==> flow/design.v <==
`timescale 1ns / 1ps
module MUX2x1(
    input [15:0] ch1,
    input [15:0] ch2,
    input sel,
    output reg [15:0] out
    );
	 always @(sel or ch1 or ch2) begin
		case(sel)
			1'b0 : out  = ch1;
			1'b1 : out  = ch2;
		endcase
	 end
endmodule
`timescale 1ns / 1ps
module MUX2x1_Br(
    input [5:0] ch1,
    input [5:0] ch2,
    input sel,
    output reg [5:0] out
    );
	 always @(sel or ch1 or ch2) begin
		case(sel)
			1'b0 : out  = ch1;
			1'b1 : out  = ch2;
		endcase
	 end
endmodule
`timescale 1ns / 1ps
module Program_Counter(
    input clk,
	 input rst,
	 input [5:0] target,
    output reg [5:0] pc_out
    );
	 always @(posedge clk or posedge rst)
		if(rst)begin
			pc_out <= 0;
		end
		else begin
			pc_out <= target;
	 end
endmodule
`timescale 1ns/1ps
module Register_File_main(
					input clk,
					input rst,
					input [3:0] read_add_1,
					input [3:0] read_add_2,
					input [3:0] wr_reg_add,
					input wr_en,
					input [15:0] wr_data,
					output [15:0] read_data_1,
					output [15:0] read_data_2
					);
					reg [15:0] reg_file [15:0];
					always @ (posedge clk or posedge rst) begin 
						if(rst) begin
							reg_file[0]  = 0;
							reg_file[1]  = 0;
							reg_file[2]  = 0;
							reg_file[3]  = 0;
							reg_file[4]  = 0;
							reg_file[5]  = 0;
							reg_file[6]  = 0;
							reg_file[7]  = 0;
							reg_file[8]  = 0;
							reg_file[9]  = 0;
							reg_file[10] = 0;
							reg_file[11] = 0;
							reg_file[12] = 0;
							reg_file[13] = 0;
							reg_file[14] = 0;
							reg_file[15] = 0;
						end
						else if (wr_en == 1) begin
							reg_file[wr_reg_add] = wr_data;
						end
					end
					assign read_data_1 = reg_file[read_add_1];
					assign read_data_2 = reg_file[read_add_2];
endmodule			
`timescale 1ns / 1ps
   module Control_Unit(
    input [3:0] opcode,
    output reg [2:0] alu_op,
    output reg reg_wr,
    output reg reg_dst,
    output reg alu_src,
    output reg jump,
	 output reg jeq,
	 output reg jr,
    output reg cmp,
	 output reg mov,
	 output reg li,
    output reg mem_rd,
    output reg mem_wr,
    output reg mem_to_reg
    );
	 always @(opcode)begin
		case(opcode)
			4'b0000 :	begin 
				alu_op		<= 3'b111;
				reg_wr 		<= 1'b0 ;	
				reg_dst 		<= 1'b0 ;	
				alu_src 		<= 1'b0 ;	
				jump	 		<= 1'b0 ;	
				jeq	 		<= 1'b0 ;
				jr		 		<= 1'b0 ;
				cmp	 		<= 1'b0 ;	
				mov 			<= 1'b0 ;
				li 			<= 1'b0 ;
				mem_rd 		<= 1'b0 ;	
				mem_wr 		<= 1'b0 ;	
				mem_to_reg 	<= 1'b0 ;	
				end
			4'b0001 :	begin	 
				alu_op		<= 3'b000;
				reg_wr 		<= 1'b1 ;	
				reg_dst 		<= 1'b0 ;	
				alu_src 		<= 1'b0 ;	
				jump	 		<= 1'b0 ;	
				jeq	 		<= 1'b0 ;
				jr		 		<= 1'b0 ;
				cmp	 		<= 1'b0 ;	
				mov 			<= 1'b0 ;
				li 			<= 1'b0 ;
				mem_rd 		<= 1'b0 ;	
				mem_wr 		<= 1'b0 ;	
				mem_to_reg 	<= 1'b0 ;	
				end
			4'b0010 :	begin	 
				alu_op		<= 3'b000;	
				reg_wr 		<= 1'b1 ;		
				reg_dst 		<= 1'b0 ;		
				alu_src 		<= 1'b1 ;		
				jump	 		<= 1'b0 ;		
				jeq	 		<= 1'b0 ;
				jr		 		<= 1'b0 ;
				cmp	 		<= 1'b0 ;	
				mov 			<= 1'b0 ;
				li 			<= 1'b0 ;
				mem_rd 		<= 1'b0 ;		
				mem_wr 		<= 1'b0 ;		
				mem_to_reg 	<= 1'b0 ;	
				end
			4'b0011 :	begin  
				alu_op		<= 3'b001;	
				reg_wr 		<= 1'b1 ;		
				reg_dst 		<= 1'b0 ;		
				alu_src 		<= 1'b0 ;		
				jump	 		<= 1'b0 ;		
				jeq	 		<= 1'b0 ;
				jr		 		<= 1'b0 ;
				cmp	 		<= 1'b0 ;	
				mov 			<= 1'b0 ;
				li 			<= 1'b0 ;
				mem_rd 		<= 1'b0 ;		
				mem_wr 		<= 1'b0 ;		
				mem_to_reg 	<= 1'b0 ;	
				end
			4'b0100 :   begin  
				alu_op		<= 3'b010;	
				reg_wr 		<= 1'b1 ;		
				reg_dst 		<= 1'b0 ;		
				alu_src 		<= 1'b0 ;		
				jump	 		<= 1'b0 ;		
				jeq	 		<= 1'b0 ;
				jr		 		<= 1'b0 ;
				cmp	 		<= 1'b0 ;	
				mov 			<= 1'b0 ;
				li 			<= 1'b0 ;				
				mem_rd 		<= 1'b0 ;		
				mem_wr 		<= 1'b0 ;		
				mem_to_reg 	<= 1'b0 ;	
				end
			4'b0101 :   begin  
				alu_op		<= 3'b011;
				reg_wr 		<= 1'b1 ;	
				reg_dst 		<= 1'b0 ;	
				alu_src 		<= 1'b0 ;	
				jump	 		<= 1'b0 ;	
				jeq	 		<= 1'b0 ;
				jr		 		<= 1'b0 ;
				cmp	 		<= 1'b0 ;	
				mov 			<= 1'b0 ;
				li 			<= 1'b0 ;
				mem_rd 		<= 1'b0 ;	
				mem_wr 		<= 1'b0 ;	
				mem_to_reg 	<= 1'b0 ;	
				end
			4'b0110 :	begin  
				alu_op		<= 3'b100;	
				reg_wr 		<= 1'b1 ;		
				reg_dst 		<= 1'b0 ;		
				alu_src 		<= 1'b0 ;		
				jump	 		<= 1'b0 ;		
				jeq	 		<= 1'b0 ;
				jr		 		<= 1'b0 ;
				cmp	 		<= 1'b0 ;	
				mov 			<= 1'b0 ;
				li 			<= 1'b0 ;				
				mem_rd 		<= 1'b0 ;		
				mem_wr 		<= 1'b0 ;		
				mem_to_reg 	<= 1'b0 ;		
				end
			4'b0111 :   begin  
				alu_op		<= 3'b111;
				reg_wr 		<= 1'b0 ;	
				reg_dst 		<= 1'b0 ;	
				alu_src 		<= 1'b0 ;	
				jump	 		<= 1'b0 ;	
				jeq	 		<= 1'b1 ;
				jr		 		<= 1'b0 ;
				cmp	 		<= 1'b0 ;	
				mov 			<= 1'b0 ;
				li 			<= 1'b0 ;
				mem_rd 		<= 1'b0 ;	
				mem_wr 		<= 1'b0 ;	
				mem_to_reg 	<= 1'b0 ;	
				end
			4'b1000 :   begin  
				alu_op		<= 3'b111;
				reg_wr 		<= 1'b1 ;	
				reg_dst 		<= 1'b0 ;	
				alu_src 		<= 1'b0 ;	
				jump	 		<= 1'b0 ;	
				jeq	 		<= 1'b0 ;
				jr		 		<= 1'b0 ;
				cmp	 		<= 1'b1 ;	
				mov 			<= 1'b0 ;
				li 			<= 1'b0 ;
				mem_rd 		<= 1'b0 ;	
				mem_wr 		<= 1'b0 ;	
				mem_to_reg 	<= 1'b0 ;	
				end
			4'b1001 :	begin  
				alu_op		<= 3'b111;
				reg_wr 		<= 1'b1 ;	
				reg_dst 		<= 1'b0 ;	
				alu_src 		<= 1'b0 ;	
				jump	 		<= 1'b0 ;	
				jeq	 		<= 1'b0 ;
				jr		 		<= 1'b0 ;
				cmp	 		<= 1'b0 ;	
				mov 			<= 1'b1 ;
				li 			<= 1'b0 ;
				mem_rd 		<= 1'b0 ;	
				mem_wr 		<= 1'b0 ;	
				mem_to_reg 	<= 1'b0 ;	
				end
			4'b1010 :   begin  
				alu_op		<= 3'b111;
				reg_wr 		<= 1'b0 ;	
				reg_dst 		<= 1'b0 ;	
				alu_src 		<= 1'b0 ;	
				jump	 		<= 1'b1 ;	
				jeq	 		<= 1'b0 ;	
				jr		 		<= 1'b0 ;
				cmp	 		<= 1'b0 ;
				mov 			<= 1'b0 ;
				li 			<= 1'b0 ;
				mem_rd 		<= 1'b0 ;	
				mem_wr 		<= 1'b0 ;	
				mem_to_reg 	<= 1'b0 ;	
				end
			4'b1011 :   begin  
				alu_op		<= 3'b111;
				reg_wr 		<= 1'b0 ;	
				reg_dst 		<= 1'b0 ;	
				alu_src 		<= 1'b0 ;	
				jump	 		<= 1'b0 ;	
				jeq	 		<= 1'b0 ;	
				jr		 		<= 1'b1 ;
				cmp	 		<= 1'b0 ;	
				mov 			<= 1'b0 ;
				li 			<= 1'b0 ;
				mem_rd 		<= 1'b0 ;	
				mem_wr 		<= 1'b0 ;	
				mem_to_reg 	<= 1'b0 ;	
				end
			4'b1100 :	begin  
				alu_op		<= 3'b000;
				reg_wr 		<= 1'b1 ;	
				reg_dst 		<= 1'b0 ;	
				alu_src 		<= 1'b1 ;	
				jump	 		<= 1'b0 ;	
				jeq	 		<= 1'b0 ;	
				jr		 		<= 1'b0 ;
				cmp	 		<= 1'b0 ;	
				mov 			<= 1'b0 ;
				li 			<= 1'b0 ;
				mem_rd 		<= 1'b1 ;	
				mem_wr 		<= 1'b0 ;	
				mem_to_reg 	<= 1'b1 ;	
				end
			4'b1101 :   begin  
				alu_op		<= 3'b000;
				reg_wr 		<= 1'b0 ;	
				reg_dst 		<= 1'b0 ;	
				alu_src 		<= 1'b1 ;	
				jump	 		<= 1'b0 ;	
				jeq	 		<= 1'b0 ;
				jr		 		<= 1'b0 ;
				cmp	 		<= 1'b0 ;	
				mov 			<= 1'b0 ;
				li 			<= 1'b0 ;
				mem_rd 		<= 1'b0 ;	
				mem_wr 		<= 1'b1 ;	
				mem_to_reg 	<= 1'b0 ;	
				end
			4'b1110 :   begin  
				alu_op		<= 3'b111;
				reg_wr 		<= 1'b1 ;	
				reg_dst 		<= 1'b0 ;	
				alu_src 		<= 1'b1 ;	
				jump	 		<= 1'b0 ;	
				jeq	 		<= 1'b0 ;
				jr		 		<= 1'b0 ;
				cmp	 		<= 1'b0 ;	
				mov 			<= 1'b0 ;
				li 			<= 1'b1 ;
				mem_rd 		<= 1'b0 ;	
				mem_wr 		<= 1'b0 ;	
				mem_to_reg 	<= 1'b0 ;	
				end
			4'b1111 :	begin  
				alu_op		<= 3'b111;
				reg_wr 		<= 1'b1 ;	
				reg_dst 		<= 1'b0 ;	
				alu_src 		<= 1'b0 ;	
				jump	 		<= 1'b0 ;	
				jeq	 		<= 1'b0 ;
				jr		 		<= 1'b0 ;
				cmp	 		<= 1'b0 ;	
				mov 			<= 1'b0 ;
				li 			<= 1'b0 ;
				mem_rd 		<= 1'b0 ;	
				mem_wr 		<= 1'b0 ;	
				mem_to_reg 	<= 1'b0 ;	
				end
			default :   begin 
				alu_op		<= 3'b111;	
				reg_wr 		<= 1'b0 ;	
				reg_dst 		<= 1'b0 ;	
				alu_src 		<= 1'b0 ;	
				jump	 		<= 1'b0 ;	
				jeq	 		<= 1'b0 ;
				jr		 		<= 1'b0 ;
				cmp	 		<= 1'b0 ;	
				mov 			<= 1'b0 ;
				li 			<= 1'b0 ;
				mem_rd 		<= 1'b0 ;	
				mem_wr 		<= 1'b0 ;	
				mem_to_reg 	<= 1'b0 ;	
				end        
		endcase
	 end
endmodule
`timescale 1ns / 1ps
module ALU_Main(
    input [15:0] d_in_1,
    input [15:0] d_in_2,
    input [2:0] alu_op,
    output reg z_flag,
    output reg [15:0] alu_out,
    output reg a_grt_b,
    output reg b_grt_a
    );
	 wire [15:0] d_out1;
	 wire [15:0] d_out2;
	 wire [15:0] d_out3; 
	 wire [15:0] d_out4; 
	 wire [15:0] d_out5; 
	 wire d_out6; 
	 wire d_out7; 
	 wire [15:0] d_out8; 
	 always @(d_in_1, d_in_2, alu_op,d_out1, d_out2, d_out3, d_out4, d_out5, d_out6, d_out7, d_out8) begin
			case(alu_op)
				3'b000 : begin 	alu_out[15:0] 	= d_out1	;  end
				3'b001 : begin 	alu_out 			= d_out2 ;	end
				3'b010 : begin 	alu_out[15:0] 	= d_out3 ;  end
				3'b011 : begin 	alu_out[15:0] 	= d_out4 ;  end
				3'b100 : begin 	alu_out[15:0] 	= d_out5 ;  end
				3'b101 : begin 	alu_out[0] 		= d_out6 ; alu_out[15:1]  = 0; end
				3'b110 : begin 	alu_out[0] 		= d_out7 ; alu_out[15:1]  = 0; end
				3'b111 : begin 	alu_out[15:0] 	= d_out8 ;  end
				default: begin 	alu_out[15:0] 	= 16'h0000;	end
			endcase 
		end
		assign d_out1 = d_in_1 + d_in_2;
		assign d_out2 = d_in_1 * d_in_2;
		assign d_out3 = d_in_1 & d_in_2;
		assign d_out4 = d_in_1 | d_in_2;
		assign d_out5 = d_in_1 / 2;
		assign d_out6 = d_in_1 > d_in_2;
		assign d_out7 = d_in_1 < d_in_2;
		assign d_out8 = d_in_1 - d_in_2;
		always @(d_out6 or d_out7) begin 
			if(d_out6 == 1)begin
				a_grt_b <= 1;
				b_grt_a <=0;
				z_flag <= 0;
			end
			else if(d_out7  == 1) begin
					a_grt_b <= 0;
					b_grt_a <=1;
					z_flag <= 0;
			end
			else begin
				a_grt_b <= 0;
				b_grt_a <=0;
				z_flag <= 1;
			end
		end
endmodule
`timescale 1ns / 1ps
module cpu_core(
    input clk,
    input rst,
	 output [5:0] pc_out,
	 input [15:0] instr_out,
	 input [15:0] mem_Data_in,
	 output mem_wr,
	 output mem_rd,
	 output [15:0] reg_Data_2,
	 output [5:0] data_mem_address
    );
	 wire [5:0] pc_target;
	 Program_Counter pc(clk,	rst,		pc_target,		pc_out);
	 wire  [5:0] pc_next;
	 assign pc_next = pc_out + 1;
	 wire [3:0] opcode,		reg_Rs,		reg_Rt,		reg_Rd;
	 wire [15:0] imm_offset;
	 wire [5:0] j_offset;
	 wire [3:0] jeq_offset;
	 wire [7:0] li_offset;
	 assign opcode 		=		instr_out	[15:12];
	 assign reg_Rd 		=		instr_out	[11:8];
	 assign reg_Rs 		=		instr_out	[7:4];
	 assign reg_Rt 		=		instr_out	[3:0];
	 assign imm_offset 	=		instr_out	[3:0]; 
	 assign li_offset		=		instr_out	[7:0];
	 assign j_offset 		=		instr_out	[5:0];
	 assign jeq_offset   = 		instr_out	[11:8];
	 reg [3:0] reg_Rd_mxd;
	 wire reg_dest;
	 wire [15:0] reg_write_Data, reg_Data_1, reg_Write_D, reg_Write_s1, reg_Write_s2;
	 always @(reg_dest or reg_Rd or reg_Rt) begin
		case(reg_dest)
			1'b0 : reg_Rd_mxd  = reg_Rd;
			1'b1 : reg_Rd_mxd  = reg_Rt;
		endcase
	 end
	 Register_File_main reg_file (clk,		rst,		reg_Rs,		reg_Rt,		reg_Rd_mxd,		reg_wr,		reg_Write_D,		reg_Data_1,		reg_Data_2);
	 wire [2:0] alu_op;
	 wire alu_src, op_jump, op_jeq, op_jr, op_cmp, op_mov, op_li, m2r;
	 Control_Unit cu(opcode,		alu_op,		reg_wr,		reg_dest,		alu_src,		op_jump,		op_jeq,		op_jr,	op_cmp,	op_mov,	op_li, 	mem_rd,		mem_wr,		m2r);
	 wire z_flag, agb, bga;
	 reg [15:0] imm_offset_se;
	 always @ (imm_offset) begin
		if(imm_offset[3] == 0) begin
			imm_offset_se <= {12'b000000000000,imm_offset};		 
			end
			else begin 
				imm_offset_se <= {12'b111111111111,imm_offset};	 
			end
	end
	 wire [15:0] alu_Out;
	 assign data_mem_address = alu_Out[5:0];
	 wire [15:0] alu_src_2;
	 MUX2x1 mxalusrc (reg_Data_2,	imm_offset_se,	alu_src,	alu_src_2);
	 ALU_Main alu ( reg_Data_1,	alu_src_2,		alu_op,	z_flag,	alu_Out,		agb,	bga);
	wire [5:0] jr_target, mxj_return;
	assign jr_target = reg_Data_1[5:0];  
	wire j_control;
	assign j_control = op_jump;
	wire [5:0] j_target;
	assign j_target = j_offset[5:0];
	wire jeq_ok;
	wire [5:0] mxjr_return;
	assign jeq_ok = op_jeq & z_flag;
	wire [5:0] jeq_target;
	assign jeq_target = {2'b00,jeq_offset};
	MUX2x1_Br mx_j_pc (pc_next, j_target, j_control, mxj_return);
	MUX2x1_Br mx_jr (mxj_return,	jr_target,	op_jr,	mxjr_return);
	MUX2x1_Br mx_jeq (mxjr_return,	jeq_target,	jeq_ok,	pc_target);
	MUX2x1 mxm2r (alu_Out,	mem_Data_in,	m2r,	reg_write_Data);
	reg [15:0] cmp_DS;
	always @(op_cmp or z_flag or agb or bga)begin
		if(z_flag)begin
			cmp_DS <= 16'hffff;
		end
		else if(agb)begin
			cmp_DS <= 16'h00ff;
		end
		else if(bga) begin
			cmp_DS <= 16'hff00;
		end
		else 
			cmp_DS <= 16'h0000;
	end
	MUX2x1 mxcmp (reg_write_Data,	cmp_DS,	op_cmp,	reg_Write_s1);
	reg  [15:0] li_offset_se;
	always @ (li_offset) begin
		if(li_offset[7] == 0) begin
			li_offset_se <= {4'b0000,li_offset};		 
			end
			else begin 
				li_offset_se <= {4'b1111,li_offset};	 
			end
	end
	MUX2x1 mxli (reg_Write_s1,	li_offset_se,	op_li,	reg_Write_s2);
	MUX2x1 mxmov (reg_Write_s2,	reg_Data_1,	op_mov,	reg_Write_D);
endmodule
From RTL to reports: cpu_core
What the tools print for cpu_core, step after step.
Lines are those of the file above, counted from 1.
Library cell names are shortened.
{"block": "design", "top_module": "cpu_core", "clock_port": "clk", "lib": "sky130hd", "corner": "tt_025C_1v80"}

After elaboration
Yosys after proc, flatten, opt, wreduce and memory -nomap, before mapping. Print and check cells are not counted. Equal cells are merged and count once.
Memory sizes are those after Yosys's memory passes, which may raise the word count (mostly to a power of two), join words into wider ones and drop unused or constant bits.
{"block": "bits", "register_bits": 262, "romBits": 224, "word_cells": 179, "memories": 1}
{"block": "classes", "equal": 52, "mul": 1, "add_sub_neg": 3, "reduce_logical": 37, "n_logic": 28, "mux": 38, "n_cmp": 2}
{"block": "mem_list", "name": "(name not given)", "size": 16, "word_bits": 14, "rd": 1, "write_ports": 0, "line_no": 101, "text": "case(opcode)"}
{"block": "ops", "op": "case mux 16 bit (select 16 bit)", "n": 2}
{"block": "ops", "op": "two-way mux 16 bit", "n": 19}
{"block": "ops", "op": "multiplier 16 x 16 -> 16 bit", "n": 1}
{"block": "ops", "op": "OR reduction 15 bit", "n": 16}
{"block": "ops", "op": "case mux 16 bit (select 2 bit)", "n": 5}
{"block": "ops", "op": "case mux 15 bit (select 7 bit)", "n": 1}
{"block": "ops", "op": "equality test 4 bit with constant B", "n": 24}
{"block": "ops", "op": "equality test 4 x 3 -> 1 bit with constant B", "n": 12}
{"block": "ops", "op": "case mux 6 bit (select 2 bit)", "n": 3}
{"block": "ops", "op": "AND reduction 2 bit", "n": 16}
{"block": "ops", "op": "inverter 1 bit", "n": 24}
{"block": "ops", "op": "equality test 4 x 2 -> 1 bit with constant B", "n": 6}
{"block": "ops", "op": "adder 16 bit", "n": 1}
{"block": "ops", "op": "subtractor 16 bit", "n": 1}
{"block": "ops", "op": "> comparator 16 bit", "n": 1}
{"block": "ops", "op": "< comparator 16 bit", "n": 1}
{"block": "ops", "op": "AND 16 bit", "n": 1}
{"block": "ops", "op": "OR 16 bit", "n": 1}
{"block": "ops", "op": "equality test 3 bit with constant B", "n": 4}
{"block": "ops", "op": "equality test 4 x 1 -> 1 bit with constant B", "n": 3}
{"block": "ops", "op": "logical NOT 4 bit", "n": 3}
{"block": "ops", "op": "two-way mux 12 bit", "n": 1}
{"block": "ops", "op": "case mux 4 bit (select 2 bit)", "n": 1}
{"block": "ops", "op": "case mux 1 bit (select 8 bit)", "n": 1}
{"block": "ops", "op": "equality test 3 x 2 -> 1 bit with constant B", "n": 2}
{"block": "ops", "op": "adder 6 x 1 -> 6 bit with constant B", "n": 1}
{"block": "ops", "op": "two-way mux 1 bit", "n": 5}
{"block": "ops", "op": "equality test 3 x 1 -> 1 bit with constant B", "n": 1}
Not listed: further kinds 4, cells in them 4.

Logic depth
Longest topological path by Yosys (ltp), each cell counted once; first at word level (registers and memories cut), then after technology mapping (sequential cells cut; the memories' decode and read muxes count).
{"block": "logic_depth", "ltp_word": 13, "ABC_AREA": 0, "ltp_mapped": 35, "ltp_nobuf": 29}

Netlist
The flow's flattened synthesis, as Yosys stat reports it; memories are mapped. The netlist is that of the ABC_AREA named above (0 if unset); the other value can give another one.
Totals and module areas in this step are rounded.
{"block": "synth_totals", "mapped_area_um2": 22300, "mapped_cells": 2583, "flip_flops": 262}
{"block": "types", "cell": "dfrtp_1", "n": 262}
{"block": "types", "cell": "fa_1", "n": 82}
{"block": "types", "cell": "ha_1", "n": 102}
{"block": "types", "cell": "nand2_1", "n": 301}
{"block": "types", "cell": "mux2_2", "n": 99}
{"block": "types", "cell": "o21ai_0", "n": 217}
{"block": "types", "cell": "nor2_1", "n": 244}
{"block": "types", "cell": "a21oi_1", "n": 139}
{"block": "types", "cell": "inv_1", "n": 177}
{"block": "types", "cell": "mux2i_1", "n": 65}
{"block": "types", "cell": "clkbuf_1", "n": 110}
{"block": "types", "cell": "a22oi_1", "n": 42}
{"block": "types", "cell": "a221oi_1", "n": 35}
{"block": "types", "cell": "xnor2_1", "n": 29}
{"block": "types", "cell": "nand3_1", "n": 46}
{"block": "types", "cell": "o31ai_1", "n": 29}
{"block": "types", "cell": "nor2b_1", "n": 32}
{"block": "types", "cell": "buf_6", "n": 17}
Other cell types: 90; their cells: 555.
By module: a second synthesis without flattening, with its own total; a netlist apart from the flattened one above.
{"block": "hier_totals", "hier_cells": 2268, "hier_area_um2": 22500}
Rows give one instance, submodules left out.
{"block": "modules", "mod": "Register_File_main", "n_cells": 1224, "instances": 1, "seq_area_um2": 6410, "area_um2": 14000}
{"block": "modules", "mod": "ALU_Main", "n_cells": 871, "instances": 1, "seq_area_um2": 0.0, "area_um2": 6410}
{"block": "modules", "mod": "MUX2x1", "n_cells": 18, "instances": 5, "seq_area_um2": 0.0, "area_um2": 249}
{"block": "modules", "mod": "MUX2x1_Br", "n_cells": 7, "instances": 3, "seq_area_um2": 0.0, "area_um2": 101}
{"block": "modules", "mod": "Control_Unit", "n_cells": 36, "instances": 1, "seq_area_um2": 0.0, "area_um2": 246}
{"block": "modules", "mod": "Program_Counter", "n_cells": 7, "instances": 1, "seq_area_um2": 150, "area_um2": 154}
{"block": "modules", "mod": "cpu_core", "n_cells": 19, "instances": 1, "seq_area_um2": 0.0, "area_um2": 145}

Timing after synthesis
Path of least setup slack by OpenSTA after synthesis, without wires, with an ideal clock, recovery checks aside; 20% of the period is set as input and as output delay. Where synthesis merged equal registers, the netlist keeps one of their names.
{"block": "synth_path", "path_type": "input to output", "from": "in instr_out[4]", "to": "out data_mem_address[5]", "launch_ps": 2200, "slack_ps": 1854, "arrival_ps": 6946, "period_ps": 11000, "path_delay_ps": 4746, "in_delay_ps": 2200, "n_path_buf": 5, "stages": 23, "synth_period_reached_ps": 9146}
"path_delay_ps" = arrival - input delay + setup time.
At an output port there is no setup time.
"stages" counts driving pins, that of a launching flip-flop among them; a cell with two outputs on the path counts twice.
"synth_period_reached_ps" is the clock period less the worst setup slack; recovery checks do not enter. This is arithmetic on one report: input and output delays are still those of the set period (20% each).
The rows between start and end are the longest chain of elaborated cells between them; the timing report does not say that the signal goes this way. Where chains are equally long, one stands for them.
A line is the first line of the expression or statement that the cell stems from. Yosys adds cells for indexed reads and writes and turns some case tables into memories.
{"block": "synth_via", "path_cell_list": "buf_4 buf_6 buf_4 buf_4 buf_2 o32ai_1 a221oi_1 a21oi_2 clkinv_1 nor2_1 fa_1 ha_1 ha_1 ha_1 inv_1 fa_1 inv_1 ha_1 xnor2_1 a21oi_1 o221ai_1 a221oi_1 nor2_1", "elab_chain_len": 4, "cone_cells": 23, "lines_between": 7}
{"block": "synth_lines", "element": "from (decl)", "line_no": 422, "text": "input [15:0] instr_out,"}
{"block": "synth_lines", "element": "equality test 4 bit", "line_no": 80, "text": "assign read_data_1 = reg_file[read_add_1];"}
{"block": "synth_lines", "element": "case mux 16 bit (select 16 bit)", "line_no": 80}
{"block": "synth_lines", "element": "multiplier 16 x 16 -> 16 bit", "line_no": 392, "text": "assign d_out2 = d_in_1 * d_in_2;"}
{"block": "synth_lines", "element": "case mux 15 bit (select 7 bit)", "line_no": 379, "text": "case(alu_op)"}
{"block": "synth_lines", "element": "to (decl)", "line_no": 427, "text": "output [5:0] data_mem_address"}

Timing after layout
From the final timing report of run A: the path of least setup slack in the routed layout; clock arrival at registers is part of the times.
The report prints the path's times to 10 ps; the period is as set.
{"block": "layout_path", "path_type": "input to output", "from": "in instr_out[2]", "to": "out data_mem_address[4]", "n_path_buf": 3, "arrival_ps": 8620, "slack_ps": 180, "launch_ps": 2200, "stages": 21, "in_delay_ps": 2200, "period_ps": 11000}
The rows between start and end are the longest chain of elaborated cells between them; the timing report does not say that the signal goes this way. Where chains are equally long, one stands for them.
{"block": "layout_via", "path_cell_list": "buf_2 buf_12 nor3b_1 a32oi_1 o22ai_1 o32a_1 a21oi_4 inv_2 ha_1 fa_1 ha_1 ha_1 inv_1 fa_1 fa_1 o21ai_0 a221oi_1 o21ai_0 a21oi_1 nor2_1 clkdlybuf4s50_1", "elab_chain_len": 5, "cone_cells": 24, "lines_between": 8}
{"block": "layout_lines", "element": "from (decl)", "line_no": 422, "text": "input [15:0] instr_out,"}
{"block": "layout_lines", "element": "equality test 4 bit", "line_no": 81, "text": "assign read_data_2 = reg_file[read_add_2];"}
{"block": "layout_lines", "element": "case mux 16 bit (select 16 bit)", "line_no": 81}
{"block": "layout_lines", "element": "case mux 16 bit (select 2 bit)", "line_no": 9, "text": "case(sel)"}
{"block": "layout_lines", "element": "multiplier 16 x 16 -> 16 bit", "line_no": 392, "text": "assign d_out2 = d_in_1 * d_in_2;"}
{"block": "layout_lines", "element": "case mux 15 bit (select 7 bit)", "line_no": 379, "text": "case(alu_op)"}
{"block": "layout_lines", "element": "to (decl)", "line_no": 427, "text": "output [5:0] data_mem_address"}

Wiki page: cpu_core / flow data

Measured data: module cpu_core, platform sky130hd, 3 stored runs of the flow under differing settings, order arbitrary. Input and output delays are each 20% of the period that was set; the output load is 0.01 pF.
"worst_path_ps" = time allowed to the worst setup path (clock period - input delay - output delay, where it has them) - its slack; a late launch clock adds to it, a late capture clock takes from it.
"final_power_mw" is the tool's figure for a default switching activity; nothing was simulated.
"worst_path_ps" is known to 10 ps.
Measured values are rounded.

Run A
==> flow/run.sh <==
#!/bin/bash
# the make line also repeats the synthesis and layout settings of config.mk as NAME=value (left out here)
make -C /OpenROAD-flow-scripts/flow DESIGN_CONFIG=/design/flow/config.mk WORK_HOME=/design/flow/orfs CLKGATE_MAP_FILE= finish
==> flow/config.mk <==
export PLATFORM = sky130hd
export DESIGN_NAME = cpu_core
export DESIGN_NICKNAME = cpu_core
export VERILOG_FILES = /design/flow/design.v
export SDC_FILE = /design/flow/constraint.sdc
export NUM_CORES = 4
export LEC_CHECK = 0
export CAP_MARGIN = 20
export CORE_MARGIN = 2
export CORE_UTILIZATION = 40
export SLEW_MARGIN = 20
==> flow/constraint.sdc <==
create_clock -name core_clock -period 11.0 [get_ports {clk}]
set_input_delay 2.2000 -clock core_clock [delete_from_list [all_inputs] [get_ports {clk}]]
set_output_delay 2.2000 -clock core_clock [all_outputs]
set_load 0.01 [all_outputs]

==> results of run A, as JSON <==
{
  "die_area_um2": 57600,
  "worst_path_ps": 6420,
  "worst_setup_path_type": "input to output",
  "finalUtil_pct": 45.8,
  "final_power_mw": 7.72,
  "synth_area_um2": 22300,
  "final_setup_ws_ps": 182,
  "tns_setup_ps": 0
}

Run B
==> flow/run.sh <==
#!/bin/bash
# the make line also repeats the synthesis and layout settings of config.mk as NAME=value (left out here)
make -C /OpenROAD-flow-scripts/flow DESIGN_CONFIG=/design/flow/config.mk WORK_HOME=/design/flow/orfs CLKGATE_MAP_FILE= finish
==> flow/config.mk <==
export PLATFORM = sky130hd
export DESIGN_NAME = cpu_core
export DESIGN_NICKNAME = cpu_core
export VERILOG_FILES = /design/flow/design.v
export SDC_FILE = /design/flow/constraint.sdc
export NUM_CORES = 4
export LEC_CHECK = 0
export CAP_MARGIN = 20
export CELL_PAD_IN_SITES_GLOBAL_PLACEMENT = 1
export CORE_MARGIN = 2
export CORE_UTILIZATION = 40
export CTS_CLUSTER_DIAMETER = 223
export GPL_TIMING_DRIVEN = 1
export HOLD_SLACK_MARGIN = 0.05
export MAX_ROUTING_LAYER = met4
export MIN_ROUTING_LAYER = met2
export PLACE_DENSITY_LB_ADDON = 0.08
export SETUP_SLACK_MARGIN = 2.05
export SLEW_MARGIN = 25
export TNS_END_PERCENT = 25
==> flow/constraint.sdc <==
create_clock -name core_clock -period 11.0 [get_ports {clk}]
set_input_delay 2.2000 -clock core_clock [delete_from_list [all_inputs] [get_ports {clk}]]
set_output_delay 2.2000 -clock core_clock [all_outputs]
set_load 0.01 [all_outputs]

==> results of run B, as JSON <==
{
  "outcome": "did not finish, routing stopped with GRT-0232"
}

Run C
==> flow/run.sh <==
#!/bin/bash
# the make line also repeats the synthesis and layout settings of config.mk as NAME=value (left out here)
make -C /OpenROAD-flow-scripts/flow DESIGN_CONFIG=/design/flow/config.mk WORK_HOME=/design/flow/orfs CLKGATE_MAP_FILE= finish
==> flow/config.mk <==
export PLATFORM = sky130hd
export DESIGN_NAME = cpu_core
export DESIGN_NICKNAME = cpu_core
export VERILOG_FILES = /design/flow/design.v
export SDC_FILE = /design/flow/constraint.sdc
export NUM_CORES = 4
export LEC_CHECK = 0
export CAP_MARGIN = 20
export CELL_PAD_IN_SITES_GLOBAL_PLACEMENT = 3
export CORE_MARGIN = 2
export CORE_UTILIZATION = 48
export MIN_ROUTING_LAYER = met2
export PLACE_DENSITY_LB_ADDON = 0.23
export SLEW_MARGIN = 30
export TNS_END_PERCENT = 95
==> flow/constraint.sdc <==
create_clock -name core_clock -period 14.1 [get_ports {clk}]
set_input_delay 2.8200 -clock core_clock [delete_from_list [all_inputs] [get_ports {clk}]]
set_output_delay 2.8200 -clock core_clock [all_outputs]
set_load 0.01 [all_outputs]

==> results of run C, as JSON <==
{
  "outcome": "did not finish, placement stopped with FLW-0024"
}
